==> flow/design.v <==
module APB_master(input Transfer,               
                  input Wr_Rd,                  
                  input [4:0] Address,          
                  input [31:0] write_data,      
                  output reg [31:0] read_data,  
                  input PCLK,                   
                  input PRESETn,                
                  input PREADY,                 
                  input [31:0] PRDATA,          
                  input PSLVERR,                
                  output [4:0] PADDR,           
                  output PSELx,                 
                  output PENABLE,               
                  output PWRITE,                
                  output [31:0] PWDATA);        
    parameter IDLE = 2'b00, SETUP = 2'b01, ACCESS = 2'b10;
    (* fsm_encoding = "none" *) reg [1:0] ps;
    reg [1:0] ns;
    reg [4:0]  paddr_q;
    reg        pwrite_q;
    reg [31:0] pwdata_q;
    wire setup_open = PRESETn && Transfer && (ps == SETUP);
    always @(posedge PCLK) begin
        if (!PRESETn)
            ps <= IDLE;
        else
            ps <= ns;
    end
    always @(*) begin
        if (!PRESETn  || !Transfer)
            ns = IDLE;
        else
        begin
            case (ps)
                IDLE:    ns = SETUP;
                SETUP:   ns = PSLVERR ? IDLE : ACCESS;
                ACCESS:  ns = PSLVERR ? IDLE : (PREADY ? SETUP : ACCESS);
                default: ns = IDLE;
            endcase
        end
    end
    assign PSELx   = (ps == SETUP) || (ps == ACCESS);
    assign PENABLE = (ps == ACCESS);
    always @(posedge PCLK) begin
        if (setup_open) begin
            paddr_q  <= Address;
            pwrite_q <= Wr_Rd;
            if (Wr_Rd)
                pwdata_q <= write_data;
        end
    end
    assign PADDR  = setup_open ? Address : paddr_q;
    assign PWRITE = setup_open ? Wr_Rd   : pwrite_q;
    assign PWDATA = (setup_open && Wr_Rd) ? write_data : pwdata_q;
    always @(posedge PCLK) begin
        if (PRESETn && PSELx && PENABLE && PREADY && !PSLVERR && !PWRITE)
            read_data <= PRDATA;
    end
endmodule
module APB_slave(input PCLK,                
                 input PRESETn,             
                 input [4:0] PADDR,         
                 input PSELx,               
                 input PENABLE,             
                 input PWRITE,              
                 input [31:0]PWDATA,        
                 output PREADY,             
                 output [31:0] PRDATA,      
                 output PSLVERR);           
    reg [31:0] mem [0:31];  
    assign PREADY  = PRESETn && PSELx && PENABLE;
    assign PSLVERR = 1'b0;
    always @(posedge PCLK) begin
        if (PRESETn && PSELx && PENABLE && PWRITE)
            mem[PADDR] <= PWDATA;
    end
    assign PRDATA = mem[PADDR];
endmodule
module APB_top(input PCLK,
               input PRESETn,
               input Transfer,
               input Wr_Rd,
               input [4:0] Address,
               input [31:0] write_data,
               output [31:0] read_data);
    wire [4:0] PADDR;
    wire [31:0] PWDATA,PRDATA;
    wire PSELx,PENABLE,PWRITE,PREADY,PSLVERR;
    APB_master Design_master(Transfer,Wr_Rd,Address,write_data,read_data,PCLK,PRESETn,PREADY,PRDATA,PSLVERR,PADDR,PSELx,PENABLE,PWRITE,PWDATA);
    APB_slave Design_slave(PCLK,PRESETn,PADDR,PSELx,PENABLE,PWRITE,PWDATA,PREADY,PRDATA,PSLVERR);
endmodule
* Reports on APB_top *
The steps from the RTL of APB_top to its reports follow in flow order.
Line numbers count from 1 in the design file above.
Operators: Yosys type, input widths -> output width; for muxes data width and select width s.
Library cell names are shortened.
A cell with - has no value.

set-up
  top = APB_top
  clock port = PCLK
  standard-cell library = sky130hd
  timing corner = tt_025C_1v80

* Word-level counts *
Yosys after proc, flatten, opt, wreduce and memory -nomap, before mapping. Enables and synchronous resets that opt folds into registers are not counted as muxes. Print and check cells are not counted. Equal cells are merged and count once.
Yosys's memory passes give these memory sizes; they may raise the number of words (mostly to a power of two), join words into wider ones and drop unused or constant bits.

bit counts
  output and inout bits = 32
  memory cells = 1
  cells after elaboration = 31
  register bits = 40
  word width x clocked read ports = 32
  RAM bits = 1024
  input port bits = 41

memories
  name              depth  bits a word  rd ports  write ports  RTL line  RTL
  Design_slave.mem  32     32           1         1            70        reg [31:0] mem [0:31];

cells by class
  muxes and demuxes = 8
  equal/unequal tests = 2
  bitwise gates (word level) = 1
  reductions and logical operators = 15

operator list
  cell                number
  $mux 32             2
  $mux 5              2
  $logic_and 1x1->1   7
  $pmux 2 s3          1
  $logic_not 1->1     3
  $logic_or 1x1->1    2
  $eq 2x1->1 const B  1
  $eq 2x2->1 const B  1
  $logic_not 2->1     1
  $reduce_and 2->1    1
  $reduce_or 2->1     1
  $mux 2              1
  $mux 1              2
  $not 1->1           1

* Logic depth *
Longest topological path by Yosys (ltp), each cell counted once; first at word level (registers and memories cut), then after technology mapping (sequential cells cut; the memories' decode and read muxes count).

depth
  depth in word-level cells = 6
  ABC_AREA = 0
  gate-level depth with buffers = 10
  gate-level depth less buffers = 7

* Synthesis result *
The flow's flattened synthesis, as Yosys stat reports it; memories are mapped. The netlist is that of the ABC_AREA named above (0 if unset); the other value can give another one.

cells by type
  type      number  area in all (um^2)
  edfxtp_1  1088    3.27E+04
  mux4_2    141     3.18E+03
  nand2_1   356     1.34E+03
  a21oi_1   241     1.21E+03
  a22oi_1   115     863.328
  nand3_1   121     605.581
  mux2_2    33      371.606
  buf_2     67      335.322
  nand4_1   32      200.192
  clkbuf_1  46      172.666
  dfxtp_1   8       160.154
  nor2_1    34      127.622
  buf_4     12      90.086
  mux2i_4   4       90.086
  and2_1    8       50.048
  nor2b_1   6       37.536
  nor3_1    7       35.034
  buf_6     3       33.782

Not listed: further types 6, cells in them 16.

synthesis totals
  buffers = 134
  cell count = 2338
  sequential part of the area = 32831.5 um^2
  synthesis area = 41652.4 um^2
  flip-flops = 1096

By module: a second synthesis without flattening, with its own total; a netlist apart from the flattened one above.

unflattened totals
  cells (unflattened synthesis) = 2213
  area total of the unflattened synthesis = 41934.0 um^2

Rows give one instance, submodules left out.

modules
  module      cells  instances  seq. area (um^2)  area (um^2)
  APB_slave   2081   1          30749.5           39123.8
  APB_master  132    1          2082.0            2810.2
  APB_top     0      1          0.0               0.0

* Worst setup path after synthesis *
Path of least setup slack by OpenSTA after synthesis, without wires, with an ideal clock, recovery checks aside; 20% of the period is set as input and as output delay. Where synthesis merged equal registers, the netlist keeps one of their names.

timing after synthesis
  path kind = in2reg
  start point = input PRESETn
  end point = memory Design_slave.mem[0][0]
  arrival time = 3.713 ns
  path delay = 3.134 ns
  launch time at the first pin = 1.000 ns
  required time = 4.579 ns
  path buffers = 4
  setup time = 0.421 ns
  clock period = 5.0 ns
  external input delay = 1.000 ns
  setup slack = 0.866 ns
  stages on the path = 8
  period reached after synthesis = 4.134 ns

"path delay" = arrival - input delay + setup time.
"stages on the path" counts driving pins, that of a launching flip-flop among them; a cell with two outputs on the path counts twice.
"period reached after synthesis" is the clock period less the worst setup slack; recovery checks do not enter. This is arithmetic on one report: input and output delays are still those of the set period (20% each).
The rows between start and end are the longest chain of elaborated cells between them; the timing report does not say that the signal goes this way. Where chains are equally long, one stands for them.
Each line given opens the expression or statement behind the cell; cells for indexed reads and writes are added by Yosys, which also makes memories of some case tables.
Only ways into the end's enable, where the timed path ends, are counted here.

on the way, after synthesis
  path through = nand4b_4 > mux2i_4 > buf_6 > buf_6 > buf_4 > buf_2 > nand2_1 > nor2_1
  length of the longest elaborated chain = 5
  elaborated cells on any way between the ends = 9
  classes of those cells = mux (4); reduce/logical (5)

RTL lines, path after synthesis
  element               RTL line  RTL
  from (decl)           80        input PRESETn,
  $logic_and 1x1->1 x2  22        wire setup_open = PRESETn && Transfer && (ps == SETUP);
  $mux 1                53        assign PWRITE = setup_open ? Wr_Rd   : pwrite_q;
  $logic_and 1x1->1     74        if (PRESETn && PSELx && PENABLE && PWRITE)
  $mux 5                74
  to (decl)             70        reg [31:0] mem [0:31];

* Path in the finished layout *
Path of least setup slack in the final report of flow run A (OpenROAD, finished layout, wires in). Where an end is a register, its clock arrival counts in the times.

timing after layout
  path kind = in2reg
  start point = input PRESETn
  end point = register Design_master.read_data[10]
  setup slack = 0.88 ns
  path buffers = 3
  arrival time = 3.49 ns
  clock period = 3.94 ns
  setup time = 0.27 ns
  stages on the path = 10
  external input delay = 0.79 ns
  required time = 4.37 ns
  launch time at the first pin = 0.79 ns

on the way, after layout
  path through = clkdlybuf4s50_1 > nand4b_4 > buf_4 > mux2i_4 > inv_2 > nand3_2 > buf_4 > a21oi_1 > a22oi_1 > nand4_1
  elaborated cells on any way between the ends = 8
  classes of those cells = mux (2); reduce/logical (6)

RTL lines, path after layout
  element      RTL line  RTL
  from (decl)  80        input PRESETn,
  to (decl)    5         output reg [31:0] read_data,

No chain of elaborated cells between the ends is given.
Some nets on the timed path still bear RTL names; the line given drives or declares the net.

named nets, after layout
  signal                  RTL line  RTL
  Design_master.PADDR[4]  52        assign PADDR  = setup_open ? Address : paddr_q;

Subject: flow runs of APB_top

Hi,

Measured results for APB_top: 3 stored runs of the Yosys and OpenROAD flow on sky130hd. The settings differ; the order carries no meaning. The constraints put input and output delay at 20% of the set period each and load the outputs with 0.01 pF.
"worst setup path time" = time allowed to the worst setup path (clock period - input delay - output delay, where it has them) - its slack; a late launch clock adds to it, a late capture clock takes from it.
"power" is the tool's figure for a default switching activity; nothing was simulated.

Flow run A
==> flow/run.sh <==
#!/bin/bash
# the make line also repeats the synthesis and layout settings of config.mk as NAME=value (left out here)
make -C /OpenROAD-flow-scripts/flow DESIGN_CONFIG=/design/flow/config.mk WORK_HOME=/design/flow/orfs CLKGATE_MAP_FILE= finish
==> flow/config.mk <==
export PLATFORM = sky130hd
export DESIGN_NAME = APB_top
export DESIGN_NICKNAME = APB_top
export VERILOG_FILES = /design/flow/design.v
export SDC_FILE = /design/flow/constraint.sdc
export NUM_CORES = 4
export LEC_CHECK = 0
export CAP_MARGIN = 20
export CORE_MARGIN = 2
export CORE_UTILIZATION = 40
export PLACE_DENSITY = 0.6
export SETUP_SLACK_MARGIN = 0.22
export SLEW_MARGIN = 20
==> flow/constraint.sdc <==
create_clock -name core_clock -period 3.94 [get_ports {PCLK}]
set_input_delay 0.7880 -clock core_clock [delete_from_list [all_inputs] [get_ports {PCLK}]]
set_output_delay 0.7880 -clock core_clock [all_outputs]
set_load 0.01 [all_outputs]

==> results of flow run A <==
chip area after synthesis (Yosys): 41652.4 um^2
die area: 106730.0 um^2
utilization: 47.8 %
worst setup slack after layout: 0.882 ns
total negative slack: 0.000 ns
power: 0.027214 W
worst setup path time: 2.27 ns
worst setup path kind: in2reg

Flow run B
==> flow/run.sh <==
#!/bin/bash
# the make line also repeats the synthesis and layout settings of config.mk as NAME=value (left out here)
make -C /OpenROAD-flow-scripts/flow DESIGN_CONFIG=/design/flow/config.mk WORK_HOME=/design/flow/orfs CLKGATE_MAP_FILE= finish
==> flow/config.mk <==
export PLATFORM = sky130hd
export DESIGN_NAME = APB_top
export DESIGN_NICKNAME = APB_top
export VERILOG_FILES = /design/flow/design.v
export SDC_FILE = /design/flow/constraint.sdc
export NUM_CORES = 4
export LEC_CHECK = 0
export CAP_MARGIN = 20
export CELL_PAD_IN_SITES_DETAIL_PLACEMENT = 0
export CORE_ASPECT_RATIO = 1.03
export CORE_MARGIN = 2
export CORE_UTILIZATION = 40
export CTS_CLUSTER_SIZE = 57
export GPL_ROUTABILITY_DRIVEN = 0
export MAX_ROUTING_LAYER = met4
export MIN_ROUTING_LAYER = met2
export PLACE_DENSITY_LB_ADDON = 0.04
export SLEW_MARGIN = 20
export TNS_END_PERCENT = 80
==> flow/constraint.sdc <==
create_clock -name core_clock -period 3.69 [get_ports {PCLK}]
set_input_delay 0.7380 -clock core_clock [delete_from_list [all_inputs] [get_ports {PCLK}]]
set_output_delay 0.7380 -clock core_clock [all_outputs]
set_load 0.01 [all_outputs]

==> results of flow run B <==
chip area after synthesis (Yosys): 41652.4 um^2
die area: 106730.0 um^2
utilization: 47.9 %
worst setup slack after layout: 0.619 ns
total negative slack: 0.000 ns
power: 0.029465 W
worst setup path time: 2.33 ns
worst setup path kind: in2reg

Flow run C
==> flow/run.sh <==
#!/bin/bash
# the make line also repeats the synthesis and layout settings of config.mk as NAME=value (left out here)
make -C /OpenROAD-flow-scripts/flow DESIGN_CONFIG=/design/flow/config.mk WORK_HOME=/design/flow/orfs CLKGATE_MAP_FILE= finish
==> flow/config.mk <==
export PLATFORM = sky130hd
export DESIGN_NAME = APB_top
export DESIGN_NICKNAME = APB_top
export VERILOG_FILES = /design/flow/design.v
export SDC_FILE = /design/flow/constraint.sdc
export NUM_CORES = 4
export LEC_CHECK = 0
export CAP_MARGIN = 20
export CORE_MARGIN = 2
export CORE_UTILIZATION = 40
export CTS_CLUSTER_SIZE = 57
export SLEW_MARGIN = 20
export TNS_END_PERCENT = 60
==> flow/constraint.sdc <==
create_clock -name core_clock -period 5.0 [get_ports {PCLK}]
set_input_delay 1.0000 -clock core_clock [delete_from_list [all_inputs] [get_ports {PCLK}]]
set_output_delay 1.0000 -clock core_clock [all_outputs]
set_load 0.01 [all_outputs]

==> results of flow run C <==
chip area after synthesis (Yosys): 41652.4 um^2
die area: 106730.0 um^2
utilization: 46.9 %
worst setup slack after layout: 1.141 ns
total negative slack: 0.000 ns
power: 0.021143 W
worst setup path time: 2.86 ns
worst setup path kind: in2reg

Regards
